==> flow/design.v <==
module alu (input signed [10:0] regA, regB,  
				input [1:0] opcode,
				input clock, computestrobe,
				output reg signed[20:0] result,  
				output reg remain,  
				output reg [20:0] remainder  
				);
	reg [10:0] N, D;
	reg signed [20:0] res_t;
	reg [20:0] rem_t;
	reg signed [22:0] P;
	integer i;
	always @(posedge clock) begin
		if (computestrobe) begin
			res_t = result;
			rem_t = remainder; 
			remain <= 1'b0;
			case(opcode)
			2'b00 : begin 
				res_t = regA + regB;
			end
			2'b01 : begin
				res_t = regA - regB;
			end
			2'b10 : begin
				P = {{11{1'b0}}, regB, 1'b0};
				for (i = 11; i > 0; i = i-1) begin
					case (P [1:0]) 
						2'b01 : P[22:12] = P[22:12] + regA;
						2'b10 : P[22:12] = P[22:12] - regA;
						default: begin end
					endcase
					P = {P[22], P[22:1]};
				end
				res_t = P [21:1];
			end
			2'b11 : begin
				res_t = 21'd0;
				rem_t = 21'd0;
				N = (regA[10] == 1)? -regA: regA;
				D = (regB[10] == 1)? -regB: regB;
				if(D != 11'd0) begin  
					for (i = 10; i >= 0; i = i-1) begin
						rem_t = rem_t << 1;
						rem_t[0] = N[i];
						if (rem_t >= D) begin
							rem_t = rem_t - D;
							res_t[i] = 1'b1;
						end
					end
					if(regA[10] == 1'b1 && rem_t != 21'd0) begin  
						rem_t = D - rem_t;
						res_t = res_t + 1'b1;
					end
					res_t = ((regA[10] == 1)^(regB[10] == 1))? -res_t:res_t;
					remain <= 1'b1;
				end
			end
			default : begin	end
			endcase
			result <= res_t;
			remainder <= rem_t;
		end
	end
endmodule 
module bcdtobin (
	input [31:0] BCD,
	output reg signed [10:0] binout);
	reg signed [10:0] temp;
	always @ (*) begin
		temp = 11'd0;  
		if(BCD[3:0] < 4'b1010) begin  
			temp = temp + BCD[3:0];		
		end else if (BCD[3:0] == 4'b1110) begin  
			temp = -temp;  
		end
		if(BCD[7:4] < 4'b1010) begin  
			temp = temp + (11'd10*BCD[7:4]);		
		end else if (BCD[7:4] == 4'b1110) begin  
			temp = -temp;
		end
		if(BCD[11:8] < 4'b1010) begin  
			temp = temp + (11'd100 * BCD[11:8]);
		end else if (BCD[11:8] == 4'b1110) begin  
			temp = -temp;
		end
		if(BCD[15:12] == 4'b1110) begin  
			temp = -temp;
		end
		binout = temp;
	end
endmodule 
module bintobcd(input signed [20:0] bin,
						output reg [31:0] bcdnum);
		reg [51:0] masterreg;
		reg negative;
		integer i;
		always @(bin) begin
			masterreg = {52{1'b0}};
			negative = (bin[20] == 1)? 1'b1: 1'b0;
			masterreg[19:0] = (negative)? -bin[19:0]: bin[19:0];
			for (i = 0; i < 20; i = i + 1) begin
				if(masterreg[23:20] >= 4'd5 ) begin
				  masterreg[23:20] = masterreg[23:20] + 4'd3;
				end
				if(masterreg[27:24] >= 4'd5 ) begin
				  masterreg[27:24] = masterreg[27:24] + 4'd3;
				end
				if(masterreg[31:28] >= 4'd5 ) begin
				  masterreg[31:28] = masterreg[31:28] + 4'd3;
				end
				if(masterreg[35:32] >= 4'd5 ) begin
				  masterreg[35:32] = masterreg[35:32] + 4'd3;
				end
				if(masterreg[39:36] >= 4'd5 ) begin
				  masterreg[39:36] = masterreg[39:36] + 4'd3;
				end
				if(masterreg[43:40] >= 4'd5 ) begin
				  masterreg[43:40] = masterreg[43:40] + 4'd3;
				end
				if(masterreg[47:44] >= 4'd5 ) begin
				  masterreg[47:44] = masterreg[47:44] + 4'd3;
				end
				masterreg = masterreg << 1;
			end
			masterreg[51:48] = (negative)? 4'b1110 : 4'b1111;
			bcdnum = masterreg[51:20];
		end
	endmodule 
module numlength (input signed [20:0] binary_num,
	output reg [3:0]length);
reg signed [20:0] abs_num;
always @ (*) begin
	abs_num = (binary_num[20] == 1)? -binary_num: binary_num;
	length <= 3'd1;
	if (abs_num > 22'd9) length <= 3'd2;
	if (abs_num > 22'd99) length <= 3'd3;
	if (abs_num > 22'd999) length <= 3'd4;
	if (abs_num > 22'd9999) length <= 3'd5;
	if (abs_num > 22'd99999) length <= 3'd6;
end
endmodule
module resultformatter (input clock, remain,
					input [20:0] ALUresult, ALUremainder,
					output reg [31:0] formattedresult, 
					output reg [31:0] result_formem);
	wire [3:0] length_result, length_remainder;
	reg [31:0] temp_result, temp_result_1, temp_remainder;
	reg [3:0] result_used, result_used_1, remainder_used;
	wire [31:0] result_bcd, remainder_bcd;
	wire result_neg;
	numlength resultlength (.binary_num(ALUresult),
									.length(length_result));
	numlength remainderlength (.binary_num(ALUremainder),
										.length(length_remainder));
	bintobcd result_to_bcd(.bin(ALUresult),
									.bcdnum(result_bcd));
	bintobcd remainder_to_bcd(.bin(ALUremainder),
									.bcdnum(remainder_bcd));
	assign result_neg = ALUresult[20];
	integer i;
	reg [31:0] fr_t, fm_t;
	always @ (posedge clock) begin
		fr_t = formattedresult;
		result_used = 4'd0;
		remainder_used = 4'd0;
		temp_remainder = remainder_bcd;
		temp_result = result_bcd;
		for (i = 0; i < 8; i = i + 1) begin
			fr_t = fr_t >> 4;  
			if (remainder_used < length_remainder && remain) begin  
				fr_t[31:28] = temp_remainder[3:0];  
				temp_remainder = temp_remainder >> 4;  
				remainder_used = remainder_used + 1'd1;  
			end else if (remainder_used == length_remainder && remain) begin
				fr_t[31:28] = 4'b1010;  
				remainder_used = remainder_used + 1'd1;
			end else if (result_used < length_result) begin  
				fr_t[31:28] = temp_result[3:0];  
				temp_result = temp_result >> 4;  
				result_used = result_used + 1'd1;  
			end else if (result_used == length_result && result_neg == 1) begin  
				fr_t[31:28] = 4'b1110;  
				result_used = result_used + 1'd1;
			end else begin
				fr_t[31:28] = 4'b1111;  
			end
		end
		formattedresult <= fr_t;
	end
	always @ (posedge clock) begin
		fm_t = result_formem;
		result_used_1 = 3'd0;
		temp_result_1 = result_bcd;
		for (i = 0; i < 8; i = i + 1) begin
			fm_t = fm_t >> 4;
			if (result_used_1 < length_result && result_used_1 < 3'd3) begin  
				fm_t[31:28] = temp_result_1[3:0];
				temp_result_1 = temp_result_1 >> 4;
				result_used_1 = result_used_1 + 1'd1;
			end else begin
				fm_t[31:28] = 4'b1111;  
			end
		end
		result_formem <= fm_t;
	end
endmodule 
module control (input dig_in,
				input reset_in,
				input ex_in,
				input op_in,
				input bksp_in,
				input MS_in,
				input MR_in,
				input MC_in,
				input sub_in,
				input clock,
				input rst,
				output reg bksp_A,
				output reg bksp_B,
				output reg load_A,
				output reg load_B,
				output reg load_mem,
				output reg clear_mem,
				output reg load_A_mem,
				output reg load_B_mem,
				output reg load_op,
				output reg execute,
				output reg reset_out,
				output reg [1:0] display_select);
	parameter start = 0, op_A = 1, op_A_neg = 2, oprnd = 3, op_B = 4, op_B_neg = 5, result = 6;
	reg[2:0]state;
	always @(posedge clock) begin
		if (rst) state <= start;
		else case(state)
			start: begin
				if (sub_in) state <= op_A_neg;
				if (dig_in || MR_in) state <= op_A;
			end
			op_A: begin
				if(op_in) state <= oprnd;
				if(reset_in) state <= start;
			end
			op_A_neg: begin
				if (sub_in || bksp_in) state <= start;
				if (dig_in || MR_in) state <= op_A;
				if(reset_in) state <= start;
			end
			oprnd: begin
				if (sub_in) state <= op_B_neg;
				if(dig_in) state <= op_B;
				if(reset_in) state <= start;
			end
			op_B: begin
				if(ex_in) state <= result;
				if(reset_in) state <= start;
			end
			op_B_neg: begin
				if (sub_in || bksp_in) state <= oprnd;
				if (dig_in || MR_in) state <= op_B;
				if(reset_in) state <= start;
			end
			result: begin
				if (reset_in) state <= start;
			end
		endcase
	end
	always @(*) begin
		bksp_A <= 0;
		bksp_B <= 0;
		load_A <= 0;
		load_B <= 0;
		load_mem <= (MS_in)? 1'b1:1'b0;
		clear_mem <= (MC_in)? 1'b1:1'b0;
		load_A_mem <= 0;
		load_B_mem <= 0;
		load_op <= 0;
		execute <= 0;
		reset_out <= 0;
		case(state)
			start: begin
				if (MR_in) load_A_mem <=1;
				else if (sub_in || dig_in) load_A <= 1;
				else 	reset_out <= 1;
				display_select <= 2'b00;
			end
			op_A: begin
				if(dig_in) load_A <= 1;
				if(MR_in) load_A_mem <=1;
				if(bksp_in) bksp_A <= 1;
				if (op_in) load_op <= 1;
				display_select = 2'b00;
			end
			op_B: begin
				if(dig_in) load_B <= 1;
				if(MR_in) load_B_mem <=1;
				if(bksp_in) bksp_B <= 1;
				if(ex_in) execute <= 1;
				display_select = 2'b01;
			end
			op_A_neg: begin
				if(dig_in) load_A <= 1;
				if (sub_in || bksp_in) bksp_A <= 1'b1;
				if(MR_in) load_A_mem <=1;
				display_select = 2'b00;
			end
			op_B_neg: begin
				if(dig_in) load_B <= 1;
				if(MR_in) load_B_mem <=1;
				if (sub_in || bksp_in) bksp_B <= 1'b1;
				display_select = 2'b01;
			end
			oprnd: begin
				if (sub_in || dig_in) load_B <= 1'b1;
				display_select = 2'b01;
			end
			result: begin
				display_select = 2'b10;
			end
			default : begin
				display_select <= 2'b00;
			end
		endcase
	end
endmodule
module bcdreg (input clock,
			input rst,
			input [3:0] digit,
			input [31:0] mem,
			input load,
			input bksp,
			input clear,
			input load_mem,
			output reg [31:0] bcdreg
);
	reg [31:0] nxt;
	always @ (posedge clock) begin
			nxt = bcdreg;
			if (rst || clear) begin  
				nxt = {8{4'b1111}};
			end else if (load_mem) begin
				nxt = mem;
			end else if (bksp) begin
				nxt = nxt >> 4;
				nxt[31:28] = 4'b1111;
			end else if (load) begin
				if(nxt[11:8] == 4'b1110) begin 
					nxt[15:0] = nxt[15:0] << 4;
				end else begin
					nxt[11:0] = nxt[11:0] << 4;
				end
				nxt[3:0] = digit;
			end
		bcdreg <= nxt;
	end
endmodule 
module memreg (input clock,
			input rst,
			input [31:0] mem_input,
			input load,
			input clear,
			output reg [31:0] memreg
);
	always @ (posedge clock) begin
			if (rst || clear) begin
				memreg <= {{7{4'b1111}},4'b0000};
			end else if (load) begin
				memreg <= mem_input;
			end 
	end
endmodule 
module memmux (input [1:0] display_select,
					input [31:0] A, B, result,
					output reg [31:0] mem_input);
	always @(*) begin
		case (display_select)
			2'b00 : mem_input = A;
			2'b01 : mem_input = B;
			2'b10 : mem_input = result;
			default : mem_input = A;
		endcase
	end
endmodule 
module displaymux (input [1:0] display_select,
					input [31:0] reg_A, reg_B, reg_result,
					output reg [3:0] hex0_out, hex1_out, hex2_out, hex3_out, hex4_out, hex5_out, hex6_out, hex7_out);
	reg [31:0] selected_reg;
	always @(*) begin
		case (display_select)
			2'b00 : selected_reg = reg_A;
			2'b01 : selected_reg = reg_B;
			2'b10 : selected_reg = reg_result;
			default : selected_reg = reg_A;
		endcase
	 hex0_out = selected_reg[3:0];
	 hex1_out = selected_reg[7:4];
	 hex2_out = selected_reg[11:8];
	 hex3_out = selected_reg[15:12];
	 hex4_out = selected_reg[19:16];
	 hex5_out = selected_reg[23:20];
	 hex6_out = selected_reg[27:24];
	 hex7_out = selected_reg[31:28];
	end
endmodule 
module char_7seg( input [3:0] S,
						output reg [0:6] Display);
	always @(S)
	begin
		case (S)
		4'b0000  : Display <= 7'b0000001;  
		4'b0001  : Display <= 7'b1001111;  
		4'b0010  : Display <= 7'b0010010;  
		4'b0011  : Display <= 7'b0000110;  
		4'b0100  : Display <= 7'b1001100;  
		4'b0101  : Display <= 7'b0100100;  
		4'b0110  : Display <= 7'b0100000;  
		4'b0111  : Display <= 7'b0001111;  
		4'b1000  : Display <= 7'b0000000;  
		4'b1001  : Display <= 7'b0001100;  
		4'b1010  : Display <= 7'b1111010;  
		4'b1110  : Display <= 7'b1111110;  
		default  : Display <= 7'b1111111;  
		endcase
	end
endmodule
module inputhandler (
	input keystrobe,
	input [3:0] keycode,
	output dig_strobe,
	output reset_strobe,
	output ex_strobe,
	output op_strobe,
	output sub_strobe,
	output [3:0] dig_code,
	output [1:0] op_code);
assign dig_strobe = ((keycode < 4'b1010) && keystrobe)? 1'b1:1'b0;
assign reset_strobe = ((keycode == 4'b1010) && keystrobe)? 1'b1:1'b0;
assign ex_strobe = ((keycode == 4'b1011) && keystrobe)? 1'b1:1'b0;
assign op_strobe = ((keycode > 4'b1011) && keystrobe)? 1'b1:1'b0;
assign sub_strobe = ((keycode == 4'b1110) && keystrobe)? 1'b1:1'b0;
assign dig_code = keycode;
assign op_code = ~keycode[1:0];  
endmodule
module opreg (input load,
			input [1:0] op_code,
			input clock,
			output reg [1:0] operator);
	always @ (posedge clock) begin
		if(load)	operator <= op_code;
	end
endmodule 
module posedgetrigger (
		input clock,
		input rst,
		input signal,
		output strobe);
	reg signal_last;
	always @(posedge clock) begin
			if (rst) signal_last <= 1'b0;
			else signal_last <= signal;
	end
	assign strobe = (signal && ~signal_last)? 1'b1:1'b0;
endmodule 
module negedgetrigger (
		input clock,
		input rst,
		input signal,
		output strobe);
	reg signal_last;
	always @(posedge clock) begin
			if (rst) signal_last <= 1'b1;
			else signal_last <= signal;
	end
	assign strobe = (~signal && signal_last)? 1'b1:1'b0;
endmodule 
module PBhandler (
	input [3:0] KEY,
	input clock,
	input rst,
	output bksp_strobe,
	output MS_strobe,
	output MR_strobe,
	output MC_strobe);
negedgetrigger bksp (.clock(clock), .rst(rst), .signal(KEY[0]), .strobe(bksp_strobe));
negedgetrigger MS (.clock(clock), .rst(rst), .signal(KEY[1]), .strobe(MS_strobe));
negedgetrigger MR (.clock(clock), .rst(rst), .signal(KEY[2]), .strobe(MR_strobe));
negedgetrigger MC (.clock(clock), .rst(rst), .signal(KEY[3]), .strobe(MC_strobe));
endmodule
`default_nettype none
module calculator (input CLOCK_50,
							input RESET,
							input KEYPRESSED,
							input [3:0] KEYCODE,
							input [3:0] KEY,
							output [0:6] HEX0, HEX1, HEX2, HEX3, HEX4, HEX5, HEX6, HEX7
							);
		wire clockmain = CLOCK_50;
		wire rst = RESET;
		wire [3:0] keycode = KEYCODE;
		wire keystrobe;
		wire load_A, load_B;
		wire bksp_A, bksp_B;
		posedgetrigger keypressedge (.clock(clockmain), .rst(rst), .signal(KEYPRESSED), .strobe(keystrobe));
		wire dig_strobe, reset_strobe, ex_strobe, op_strobe, sub_strobe;
		wire [3:0] dig_code;
		wire [1:0] op_code;
		inputhandler keypad (
			.keystrobe(keystrobe),
			.keycode(keycode),
			.dig_strobe(dig_strobe),
			.reset_strobe(reset_strobe),
			.ex_strobe(ex_strobe),
			.op_strobe(op_strobe),
			.sub_strobe(sub_strobe),
			.dig_code(dig_code),
			.op_code(op_code)
		);
		wire bksp_strobe, MS_strobe, MR_strobe, MC_strobe;
		PBhandler PB (
			.KEY(KEY),
			.clock(clockmain),
			.rst(rst),
			.bksp_strobe(bksp_strobe),
			.MS_strobe(MS_strobe),
			.MR_strobe(MR_strobe),
			.MC_strobe(MC_strobe)
		);
		wire [1:0] display_select;
		wire load_op, reset_state, execute, load_A_mem, load_B_mem, load_mem, clear_mem;
		control FSM (
			.dig_in(dig_strobe),
			.reset_in(reset_strobe),
			.ex_in(ex_strobe),
			.op_in(op_strobe),
			.bksp_in(bksp_strobe),
			.MS_in(MS_strobe),
			.MR_in(MR_strobe),
			.MC_in(MC_strobe),
			.sub_in(sub_strobe),
			.clock(clockmain),
			.rst(rst),
			.bksp_A(bksp_A),
			.bksp_B(bksp_B),
			.load_A(load_A),
			.load_B(load_B),
			.load_mem(load_mem),
			.clear_mem(clear_mem),
			.load_A_mem(load_A_mem),
			.load_B_mem(load_B_mem),
			.load_op(load_op),
			.reset_out(reset_state),
			.execute(execute),  
			.display_select(display_select)
		);
		wire[31:0] reg_A, reg_B;
		wire [31:0] memory_selected, memory_stored;
		bcdreg operand_A (.clock(clockmain), .rst(rst),
							.digit(dig_code),
							.load(load_A),
							.bksp(bksp_A),
							.clear(reset_state),
							.bcdreg(reg_A),
							.mem(memory_stored),
							.load_mem(load_A_mem)
							);
		bcdreg operand_B (.clock(clockmain), .rst(rst),
							.digit(dig_code),
							.load(load_B),
							.bksp(bksp_B),
							.clear(reset_state),
							.bcdreg(reg_B),
							.mem(memory_stored),
							.load_mem(load_B_mem)
							);
		wire [1:0] operator;
		opreg op (.clock(clockmain),
			.load(load_op),
			.op_code(op_code),
			.operator(operator)
		);
		wire [10:0] reg_A_binary, reg_B_binary;
		wire [31:0] reg_result, reg_memresult;
		wire [20:0] result_bin, remainder_bin; 
		wire remain;
		bcdtobin reg_A_tobinary (.BCD(reg_A), .binout(reg_A_binary));
		bcdtobin reg_B_tobinary (.BCD(reg_B), .binout(reg_B_binary));
		alu alu_1 (.regA(reg_A_binary), 
					.regB(reg_B_binary),
					.opcode(operator),
					.clock(clockmain),
					.computestrobe(execute),
					.result(result_bin),
					.remain(remain),
					.remainder(remainder_bin));
		resultformatter resultformatter_1 (.clock(clockmain),
														.remain(remain),
														.ALUresult(result_bin),
														.ALUremainder(remainder_bin),
														.formattedresult(reg_result),
														.result_formem(reg_memresult));
		memmux memory_select (.display_select(display_select),
									.A(reg_A),
									.B(reg_B),
									.result(reg_memresult),
									.mem_input(memory_selected));
		memreg memory_register (.clock(clockmain), .rst(rst),
										.mem_input(memory_selected),
										.load(load_mem),
										.clear(clear_mem),
										.memreg(memory_stored));
		wire [3:0] hex0char_A, hex1char_A, hex2char_A, bcdneg_A;
		wire [3:0] hex0char_B, hex1char_B, hex2char_B, bcdneg_B;
		wire [3:0] hex0_out, hex1_out, hex2_out, hex3_out, hex4_out, hex5_out, hex6_out, hex7_out;
		displaymux displayMUX (.display_select(display_select),
								.reg_A(reg_A),
								.reg_B(reg_B),
								.reg_result(reg_result),
								.hex0_out(hex0_out), 
								.hex1_out(hex1_out), 
								.hex2_out(hex2_out), 
								.hex3_out(hex3_out), 
								.hex4_out(hex4_out), 
								.hex5_out(hex5_out), 
								.hex6_out(hex6_out), 
								.hex7_out(hex7_out)
								);
		char_7seg H0 (.S(hex0_out), .Display(HEX0));
		char_7seg H1 (.S(hex1_out), .Display(HEX1));
		char_7seg H2 (.S(hex2_out), .Display(HEX2));
		char_7seg H3 (.S(hex3_out), .Display(HEX3));
		char_7seg H4 (.S(hex4_out), .Display(HEX4));
		char_7seg H5 (.S(hex5_out), .Display(HEX5));
		char_7seg H6 (.S(hex6_out), .Display(HEX6));
		char_7seg H7 (.S(hex7_out), .Display(HEX7));
endmodule 
Hand-over note for calculator

Step by step through the tools: calculator

Tool output for the design above before and after an edit, in the order of the flow.
"before" refers to lines of the RTL above, "after" to lines of the edited file.
"difference": "after" minus "before" as printed here. "relative change": 100 x difference / "before".
Cell names lack the library's common part.
A cell with -- has no value.

Top module: calculator
Clock: CLOCK_50
Standard-cell library: sky130hd
Library corner: tt_025C_1v80

Edit of the RTL

Unified diff, file above to edited file.
This change comes from a script, not from a designer. The edited design behaves differently; no optimisation was intended.

```diff
@@ -564,4 +564,5 @@
 							.load_mem(load_A_mem)
 							);
+		wire [31:0] reg_B_0, reg_B_1;
 		bcdreg operand_B (.clock(clockmain), .rst(rst),
 							.digit(dig_code),
@@ -569,8 +570,11 @@
 							.bksp(bksp_B),
 							.clear(reset_state),
-							.bcdreg(reg_B),
+							.bcdreg(reg_B_0),
 							.mem(memory_stored),
 							.load_mem(load_B_mem)
 							);
+		bcdreg operand_B_x (.clock(clockmain), .rst(rst), .digit(dig_code), .load(load_B), .bksp(bksp_B),
+		    .clear(reset_state), .bcdreg(reg_B_1), .mem(memory_stored), .load_mem(~load_B_mem));
+		assign reg_B = reg_B_0 ^ reg_B_1;
 		wire [1:0] operator;
 		opreg op (.clock(clockmain),
```

After elaboration

Source: Yosys, flattened and elaborated, memories not mapped. Widths are those after wreduce. Registers that Yosys merges into a memory's read port (data or address) are not register bits. Print and check cells do not count.
Memory sizes are those after Yosys's memory passes, which may raise the word count (mostly to a power of two), join words into wider ones and drop unused or constant bits.

Storage and ports:

| what                        | before | after | difference | relative change (%) |
| memories kept               | 8      | 8     | 0          | 0.00 |
| flip-flop bits (word level) | 213    | 245   | +32        | +15.02 |
| ROM bits                    | 896    | 896   | 0          | 0.00 |
| output and inout bits       | 56     | 56    | 0          | 0.00 |
| elaborated cells            | 1,320  | 1,335 | +15        | +1.14 |
| bits of input ports         | 11     | 11    | 0          | 0.00 |

Memories:

| what                                    | before                                                                       | after |
| words x width with read and write ports | 16x7 r1 w0; 16x7 r1 w0; 16x7 r1 w0; 16x7 r1 w0; 16x7 r1 w0; 16x7 r1 w0; [+2] | 16x7 r1 w0; 16x7 r1 w0; 16x7 r1 w0; 16x7 r1 w0; 16x7 r1 w0; 16x7 r1 w0; [+2] |

The mark [+n] counts cells that are not listed.

Operators by class:

| what                             | before | after | difference | relative change (%) |
| add/subtract/negate cells        | 295    | 295   | 0          | 0.00 |
| eq/ne operators                  | 61     | 66    | +5         | +8.20 |
| $mul                             | 4      | 4     | 0          | 0.00 |
| bitwise operators                | 8      | 9     | +1         | +12.50 |
| mux-type cells                   | 566    | 571   | +5         | +0.88 |
| order comparisons                | 283    | 283   | 0          | 0.00 |
| reductions and logical operators | 69     | 70    | +1         | +1.45 |

Operators by type and width:

| cell                                                                         | before | after | difference | relative change (%) |
| 4-bit equality test with constant B                                          | 9      | 11    | +2         | +22.22 |
| 12-bit 2-to-1 mux                                                            | 9      | 11    | +2         | +22.22 |
| 3-bit by 1-bit != test with 1-bit output with constant B                     | 0      | 2     | +2         | -- |
| 4-bit 2-to-1 mux                                                             | 273    | 274   | +1         | +0.37 |
| 16-bit 2-to-1 mux                                                            | 7      | 8     | +1         | +14.29 |
| 2-bit AND reduction                                                          | 3      | 4     | +1         | +33.33 |
| 32-bit 2-to-1 mux                                                            | 2      | 3     | +1         | +50.00 |
| 2-bit by 1-bit != test with 1-bit output with constant B                     | 0      | 1     | +1         | -- |
| 32-bit XOR                                                                   | 0      | 1     | +1         | -- |
| 4-bit by 3-bit greater-or-equal comparator with 1-bit output with constant B | 210    | 210   | 0          | 0.00 |
| 4-bit by 2-bit adder with 4-bit output with constant B                       | 186    | 186   | 0          | 0.00 |
| 1-bit 2-to-1 mux                                                             | 91     | 91    | 0          | 0.00 |
| 3-bit 2-to-1 mux                                                             | 52     | 52    | 0          | 0.00 |
| 20-bit 2-to-1 mux                                                            | 47     | 47    | 0          | 0.00 |
| 1-bit logical AND                                                            | 42     | 42    | 0          | 0.00 |
| 11-bit 2-to-1 mux                                                            | 33     | 33    | 0          | 0.00 |
| 3-bit by 2-bit adder with 3-bit output with constant B                       | 24     | 24    | 0          | 0.00 |
| 4-bit < comparator                                                           | 18     | 18    | 0          | 0.00 |
| 4-bit by 1-bit adder with 4-bit output with constant B                       | 15     | 15    | 0          | 0.00 |
| 21-bit 2-to-1 mux                                                            | 15     | 15    | 0          | 0.00 |
| 11-bit adder                                                                 | 14     | 14    | 0          | 0.00 |
| 2-bit equality test with constant B                                          | 13     | 13    | 0          | 0.00 |
| 2-bit by 1-bit equality test with 1-bit output with constant B               | 12     | 12    | 0          | 0.00 |
| 4-bit equality test                                                          | 12     | 12    | 0          | 0.00 |
| 1-bit by 2-bit adder with 3-bit output with constant B                       | 10     | 10    | 0          | 0.00 |
| 1-bit by 3-bit greater-or-equal comparator with 1-bit output with constant B | 10     | 10    | 0          | 0.00 |
| 21-bit by 11-bit greater-or-equal comparator with 1-bit output               | 10     | 10    | 0          | 0.00 |
| 11-bit parallel mux with 2-bit select                                        | 10     | 10    | 0          | 0.00 |

Not every row of either side is listed.

Logic depth

Longest topological path by Yosys (ltp), each cell counted once; first at word level (registers and memories cut), then after technology mapping (sequential cells cut; the memories' decode and read muxes count).

Depth:

| what                         | before | after | difference | relative change (%) |
| depth after elaboration      | 77     | 78    | +1         | +1.30 |
| ABC_AREA                     | 1      | 1     | --         | -- |
| depth in mapped cells        | 232    | 259   | +27        | +11.64 |
| depth with buffers taken out | 213    | 238   | +25        | +11.74 |

Mapped cells and area

Source: synth_stat.txt of the flow (Yosys; design flattened, memories mapped). It holds for the ABC_AREA given above (unset counts as 0); a run with the other value may have another netlist.

Synthesis totals:

| what                             | before   | after    | difference | relative change (%) |
| cell count                       | 8,876    | 9,175    | +299       | +3.37 |
| buffer cells                     | 205      | 216      | +11        | +5.37 |
| mapped flip-flops                | 217      | 249      | +32        | +14.75 |
| synthesis area (sq um)           | 50,781.2 | 52,739.3 | +1,958.1   | +3.86 |
| area of sequential cells (sq um) | 4,794.6  | 5,435.2  | +640.6     | +13.36 |

Cells by type:

| cell type | before | after | difference | relative change (%) |
| nand2_1   | 2,132  | 2,338 | +206       | +9.66 |
| o21ai_0   | 828    | 703   | -125       | -15.10 |
| nand3_1   | 726    | 805   | +79        | +10.88 |
| dfxtp_1   | 172    | 204   | +32        | +18.60 |
| o22ai_1   | 43     | 73    | +30        | +69.77 |
| o211ai_1  | 45     | 74    | +29        | +64.44 |
| xor2_1    | 264    | 239   | -25        | -9.47 |
| nand4_1   | 102    | 120   | +18        | +17.65 |
| o31ai_1   | 42     | 60    | +18        | +42.86 |
| nand2_2   | 41     | 54    | +13        | +31.71 |
| nor2_2    | 17     | 28    | +11        | +64.71 |
| a22oi_1   | 8      | 19    | +11        | +137.50 |
| nor2_1    | 880    | 870   | -10        | -1.14 |
| nor4_1    | 31     | 22    | -9         | -29.03 |
| and2_1    | 10     | 19    | +9         | +90.00 |
| buf_6     | 9      | 17    | +8         | +88.89 |
| or2_2     | 52     | 59    | +7         | +13.46 |
| a31oi_1   | 31     | 25    | -6         | -19.35 |

Not every row of either side is listed.

Path before layout

Source: OpenSTA report_checks on the synthesized netlist (no wires, ideal clock, input and output delay 20% of the period each), path of least setup slack; recovery checks are left aside. Register names are those of the netlist, which keeps one name where synthesis merged equal registers.

Timing post-synthesis:

| what                              | before                       | after                        | difference | relative change (%) |
| kind                              | register -> register         | register -> register         | --         | -- |
| start point                       | register operand_A.bcdreg[5] | register operand_B.bcdreg[1] | --         | -- |
| end point                         | register alu_1.remainder[18] | register alu_1.remainder[18] | --         | -- |
| clock period (ps)                 | 50,000                       | 50,000                       | 0          | 0.00 |
| stages                            | 220                          | 252                          | +32        | +14.55 |
| arrival time (ps)                 | 31,843                       | 32,832                       | +989       | +3.11 |
| data required time (ps)           | 49,854                       | 49,739                       | -115       | -0.23 |
| buffers on the path               | 22                           | 22                           | 0          | 0.00 |
| setup time (ps)                   | 146                          | 261                          | +115       | -- |
| launch time at the first pin (ps) | 0                            | 0                            | 0          | -- |
| slack (ps)                        | 18,011                       | 16,907                       | -1,104     | -- |
| delay of the path (ps)            | 31,989                       | 33,093                       | +1,104     | +3.45 |
| synthesis period reached (ps)     | 31,989                       | 33,093                       | +1,104     | +3.45 |

"delay of the path" = arrival - input delay + setup time.
"stages": output pins that drive a net of the path, with the launching flip-flop's if there is one; two outputs of one cell count as two.
"synthesis period reached" = period - worst setup slack (recovery checks aside). The figure is calculated, with input and output delays left at 20% of the set period.
The rows between start and end are the longest chain of elaborated cells between them; the timing report does not say that the signal goes this way. Where chains are equally long, one stands for them.
A line is the first line of the expression or statement that the cell stems from. Yosys adds cells for indexed reads and writes and turns some case tables into memories.

Between the ends, post-synthesis, before:
Cell sequence: dfxtp_1 inv_1 nor4_1 inv_1 nor2_1 xor2_1 nand2_1 o21ai_0 inv_1 ha_1 fa_1 nand2_1 inv_1 o21a_1 nor2_1 nor2_1 nor2_1 o21ai_0 [... 184 more ...] nand2_1 ha_1 a21oi_1 inv_1 a31oi_1 o21ai_0 a21oi_1 o21bai_1 a21oi_1 o21bai_1 nand2_1 a21oi_1 inv_1 nor2_1 nand3_1 o21ai_0 o21ai_0 a21oi_1
Cells in the longest elaborated chain: 70
Elaborated cells on any way between the ends: 86
RTL lines with such cells: 17
Those cells by class: add/sub (17); mul (1); compare (12); eq/ne (1); mux (53); reduce/logical (2)

Ends and longest elaborated chain, post-synthesis, before:

| what                                        | RTL line | RTL |
| from (decl)                                 | 334      | `output reg [31:0] bcdreg` |
| from (assign)                               | 354      | `bcdreg <= nxt;` |
| 3-bit by 4-bit multiplier with 7-bit output | 78       | `temp = temp + (11'd10*BCD[7:4]);` |
| 11-bit adder                                | 78       |  |
| 11-bit 2-to-1 mux                           | 77       | `if(BCD[7:4] < 4'b1010) begin` |
| 11-bit negator                              | 85       | `temp = -temp;` |
| 11-bit 2-to-1 mux                           | 84       | `end else if (BCD[11:8] == 4'b1110) begin` |
| 11-bit 2-to-1 mux                           | 82       | `if(BCD[11:8] < 4'b1010) begin` |
| 11-bit negator                              | 88       | `temp = -temp;` |
| [... 56 more ...]                           | --       |  |
| 21-bit 2-to-1 mux                           | 18       | `case(opcode)` |
| 21-bit 2-to-1 mux                           | 14       | `if (computestrobe) begin` |
| 21-bit nonzero test                         | 51       | `if(regA[10] == 1'b1 && rem_t != 21'd0) begin` |
| 1-bit logical AND                           | 51       |  |
| 21-bit 2-to-1 mux                           | 51       |  |
| 21-bit 2-to-1 mux                           | 42       | `if(D != 11'd0) begin` |
| 21-bit 2-to-1 mux                           | 18       |  |
| to (assign)                                 | 62       | `remainder <= rem_t;` |
| to (decl)                                   | 6        | `output reg [20:0] remainder` |

Between the ends, post-synthesis, after:
Cell sequence: dfxtp_1 inv_1 nand2_1 nand2_1 nand2_1 nand2_1 nand2_1 clkbuf_1 clkbuf_1 ha_1 inv_1 nand3_1 nand2_1 nand2_2 nand3_2 nand2_2 ha_1 inv_1 [... 216 more ...] nand2_1 inv_1 fa_1 inv_1 a21o_1 a21oi_1 o21ai_0 nand2_1 nand2_1 a21oi_1 o31ai_1 nand2_1 inv_1 o21ai_0 nor2_1 nand3_1 o21ai_0 a21oi_1
Cells in the longest elaborated chain: 73
Elaborated cells on any way between the ends: 88
RTL lines with such cells: 20
Those cells by class: add/sub (18); compare (12); mux (54); logic (1); reduce/logical (3)

Ends and longest elaborated chain, post-synthesis, after:

| what                | RTL line | RTL |
| from (decl)         | 334      | `output reg [31:0] bcdreg` |
| from (assign)       | 354      | `bcdreg <= nxt;` |
| 32-bit XOR          | 578      | `assign reg_B = reg_B_0 ^ reg_B_1;` |
| 4-bit < comparator  | 72       | `if(BCD[3:0] < 4'b1010) begin` |
| 4-bit 2-to-1 mux    | 72       |  |
| 11-bit negator      | 80       | `temp = -temp;` |
| 11-bit 2-to-1 mux   | 79       | `end else if (BCD[7:4] == 4'b1110) begin` |
| 11-bit 2-to-1 mux   | 77       | `if(BCD[7:4] < 4'b1010) begin` |
| 11-bit negator      | 85       | `temp = -temp;` |
| [... 59 more ...]   | --       |  |
| 21-bit 2-to-1 mux   | 18       | `case(opcode)` |
| 21-bit 2-to-1 mux   | 14       | `if (computestrobe) begin` |
| 21-bit nonzero test | 51       | `if(regA[10] == 1'b1 && rem_t != 21'd0) begin` |
| 1-bit logical AND   | 51       |  |
| 21-bit 2-to-1 mux   | 51       |  |
| 21-bit 2-to-1 mux   | 42       | `if(D != 11'd0) begin` |
| 21-bit 2-to-1 mux   | 18       |  |
| to (assign)         | 62       | `remainder <= rem_t;` |
| to (decl)           | 6        | `output reg [20:0] remainder` |

Worst path after layout

From the final timing report of each run of pair 1: the path of least setup slack in the routed layout; clock arrival at registers is part of the times.
The report prints the path's times to 10 ps; the period is as set.

Timing after layout:

| what                              | before                       | after                        | difference | relative change (%) |
| kind                              | register -> register         | register -> register         | --         | -- |
| start point                       | register operand_A.bcdreg[1] | register operand_A.bcdreg[1] | --         | -- |
| end point                         | register alu_1.remainder[19] | register alu_1.result[14]    | --         | -- |
| data required time (ps)           | 38,820                       | 38,690                       | -130       | -0.33 |
| stages                            | 210                          | 225                          | +15        | +7.14 |
| buffers on the path               | 2                            | 4                            | +2         | +100.00 |
| arrival time (ps)                 | 34,770                       | 35,090                       | +320       | +0.92 |
| launch time at the first pin (ps) | 580                          | 600                          | +20        | +3.45 |
| slack (ps)                        | 4,050                        | 3,600                        | -450       | -- |
| clock period (ps)                 | 38,400                       | 38,400                       | 0          | 0.00 |
| setup time (ps)                   | 140                          | 280                          | +140       | -- |

The rows between start and end are the longest chain of elaborated cells between them; the timing report does not say that the signal goes this way. Where chains are equally long, one stands for them.

Between the ends, after layout, before:
Cell sequence: dfxtp_1 inv_1 nor2_1 ha_1 inv_1 fa_1 inv_1 o21ai_1 inv_1 ha_1 fa_1 nand2_1 inv_1 o21a_1 nor2_1 nor2_1 nor2_1 o21ai_0 [... 174 more ...] nand3_1 nand2_1 a21oi_1 o21bai_1 nand3_1 a21oi_1 o21ai_0 nand2_1 nand2_1 inv_1 o21ai_0 nand2_1 nand3_1 nor2_1 nand3_1 o21ai_0 o21ai_0 a21oi_1
Cells in the longest elaborated chain: 72
Elaborated cells on any way between the ends: 86
RTL lines with such cells: 19
Those cells by class: add/sub (18); compare (12); mux (54); reduce/logical (2)

Ends and longest elaborated chain, after layout, before:

| what                | RTL line | RTL |
| from (decl)         | 334      | `output reg [31:0] bcdreg` |
| from (assign)       | 354      | `bcdreg <= nxt;` |
| 4-bit < comparator  | 72       | `if(BCD[3:0] < 4'b1010) begin` |
| 4-bit 2-to-1 mux    | 72       |  |
| 11-bit negator      | 80       | `temp = -temp;` |
| 11-bit 2-to-1 mux   | 79       | `end else if (BCD[7:4] == 4'b1110) begin` |
| 11-bit 2-to-1 mux   | 77       | `if(BCD[7:4] < 4'b1010) begin` |
| 11-bit negator      | 85       | `temp = -temp;` |
| 11-bit 2-to-1 mux   | 84       | `end else if (BCD[11:8] == 4'b1110) begin` |
| [... 58 more ...]   | --       |  |
| 21-bit 2-to-1 mux   | 18       | `case(opcode)` |
| 21-bit 2-to-1 mux   | 14       | `if (computestrobe) begin` |
| 21-bit nonzero test | 51       | `if(regA[10] == 1'b1 && rem_t != 21'd0) begin` |
| 1-bit logical AND   | 51       |  |
| 21-bit 2-to-1 mux   | 51       |  |
| 21-bit 2-to-1 mux   | 42       | `if(D != 11'd0) begin` |
| 21-bit 2-to-1 mux   | 18       |  |
| to (assign)         | 62       | `remainder <= rem_t;` |
| to (decl)           | 6        | `output reg [20:0] remainder` |

Between the ends, after layout, after:
Cell sequence: dfxtp_1 nor2_1 inv_1 nand2_1 nand2_1 inv_1 ha_1 fa_1 o21ai_0 inv_1 ha_1 fa_1 nand2_1 inv_1 nor2_1 nor2_1 nor2_1 nor2_1 [... 189 more ...] nor2_2 nor2_4 buf_12 buf_4 nand3_2 nand2_1 nand3_1 nor2_1 nand2_2 nand2_2 nand2_1 nand2_2 ha_1 nand3_1 nor2_4 nand4_1 o21ai_2 nand4_1
Cells in the longest elaborated chain: 77
Elaborated cells on any way between the ends: 190
RTL lines with such cells: 25
Those cells by class: add/sub (42); compare (12); mux (133); logic (1); reduce/logical (2)

Ends and longest elaborated chain, after layout, after:

| what                                  | RTL line | RTL |
| from (decl)                           | 334      | `output reg [31:0] bcdreg` |
| from (assign)                         | 354      | `bcdreg <= nxt;` |
| 4-bit < comparator                    | 72       | `if(BCD[3:0] < 4'b1010) begin` |
| 4-bit 2-to-1 mux                      | 72       |  |
| 11-bit negator                        | 80       | `temp = -temp;` |
| 11-bit 2-to-1 mux                     | 79       | `end else if (BCD[7:4] == 4'b1110) begin` |
| 11-bit 2-to-1 mux                     | 77       | `if(BCD[7:4] < 4'b1010) begin` |
| 11-bit negator                        | 85       | `temp = -temp;` |
| 11-bit 2-to-1 mux                     | 84       | `end else if (BCD[11:8] == 4'b1110) begin` |
| [... 63 more ...]                     | --       |  |
| 21-bit 2-to-1 mux                     | 42       | `if(D != 11'd0) begin` |
| 21-bit 2-to-1 mux                     | 18       | `case(opcode)` |
| 21-bit 2-to-1 mux                     | 14       | `if (computestrobe) begin` |
| 21-bit negator                        | 55       | `res_t = ((regA[10] == 1)^(regB[10] == 1))? -res_t:res_t;` |
| 21-bit 2-to-1 mux                     | 55       |  |
| 21-bit 2-to-1 mux                     | 42       |  |
| 21-bit parallel mux with 4-bit select | 18       |  |
| to (assign)                           | 61       | `result <= res_t;` |
| to (decl)                             | 4        | `output reg signed[20:0] result,` |

Flow runs

Both versions went through the flow (Yosys, OpenROAD) with the same settings in each pair. Constraints: input delay and output delay 20% of the set period each, output load 0.01 pF.

Flow settings, pair 1:
ABC_AREA: 1
CORE_UTILIZATION: 40
period_ns: 38.4
CAP_MARGIN: 20
CORE_MARGIN: 2
SLEW_MARGIN: 20

Final reports, pair 1:

| what                                    | before    | after     | difference | relative change (%) |
| post-route utilization (%)              | 43.1      | 43.0      | -0.1       | -- |
| die footprint (sq um)                   | 129,820.0 | 134,770.0 | +4,950.0   | +3.81 |
| summed negative setup slack (ps)        | 0         | 0         | 0          | -- |
| lowest setup slack (ps)                 | 4,051     | 3,601     | -450       | -- |
| clock period reached (ps)               | 34,349    | 34,799    | +450       | +1.31 |
| area of the synthesized netlist (sq um) | 50,781.2  | 52,739.3  | +1,958.1   | +3.86 |

Flow settings, pair 2:
ABC_AREA: 1
CORE_MARGIN: 7
CORE_UTILIZATION: 44
CTS_CLUSTER_SIZE: 78
GPL_TIMING_DRIVEN: 1
HOLD_SLACK_MARGIN: 0.3
MIN_ROUTING_LAYER: met1
PLACE_DENSITY_LB_ADDON: 0.18
SETUP_SLACK_MARGIN: 5.0
SLEW_MARGIN: 25
period_ns: 27.5
CAP_MARGIN: 20

Final reports, pair 2:

| what                                    | before    | after     | difference | relative change (%) |
| post-route utilization (%)              | 53.1      | 53.1      | 0.0        | -- |
| die footprint (sq um)                   | 125,121.0 | 129,751.0 | +4,630.0   | +3.70 |
| summed negative setup slack (ps)        | 0         | -4,183    | -4,183     | -- |
| lowest setup slack (ps)                 | 544       | -271      | -815       | -- |
| clock period reached (ps)               | 26,956    | 27,771    | +815       | +3.02 |
| area of the synthesized netlist (sq um) | 50,781.2  | 52,739.3  | +1,958.1   | +3.86 |

"clock period reached" = clock period - worst setup slack. The figure is calculated, with input and output delays left at 20% of the set period.

End of note.
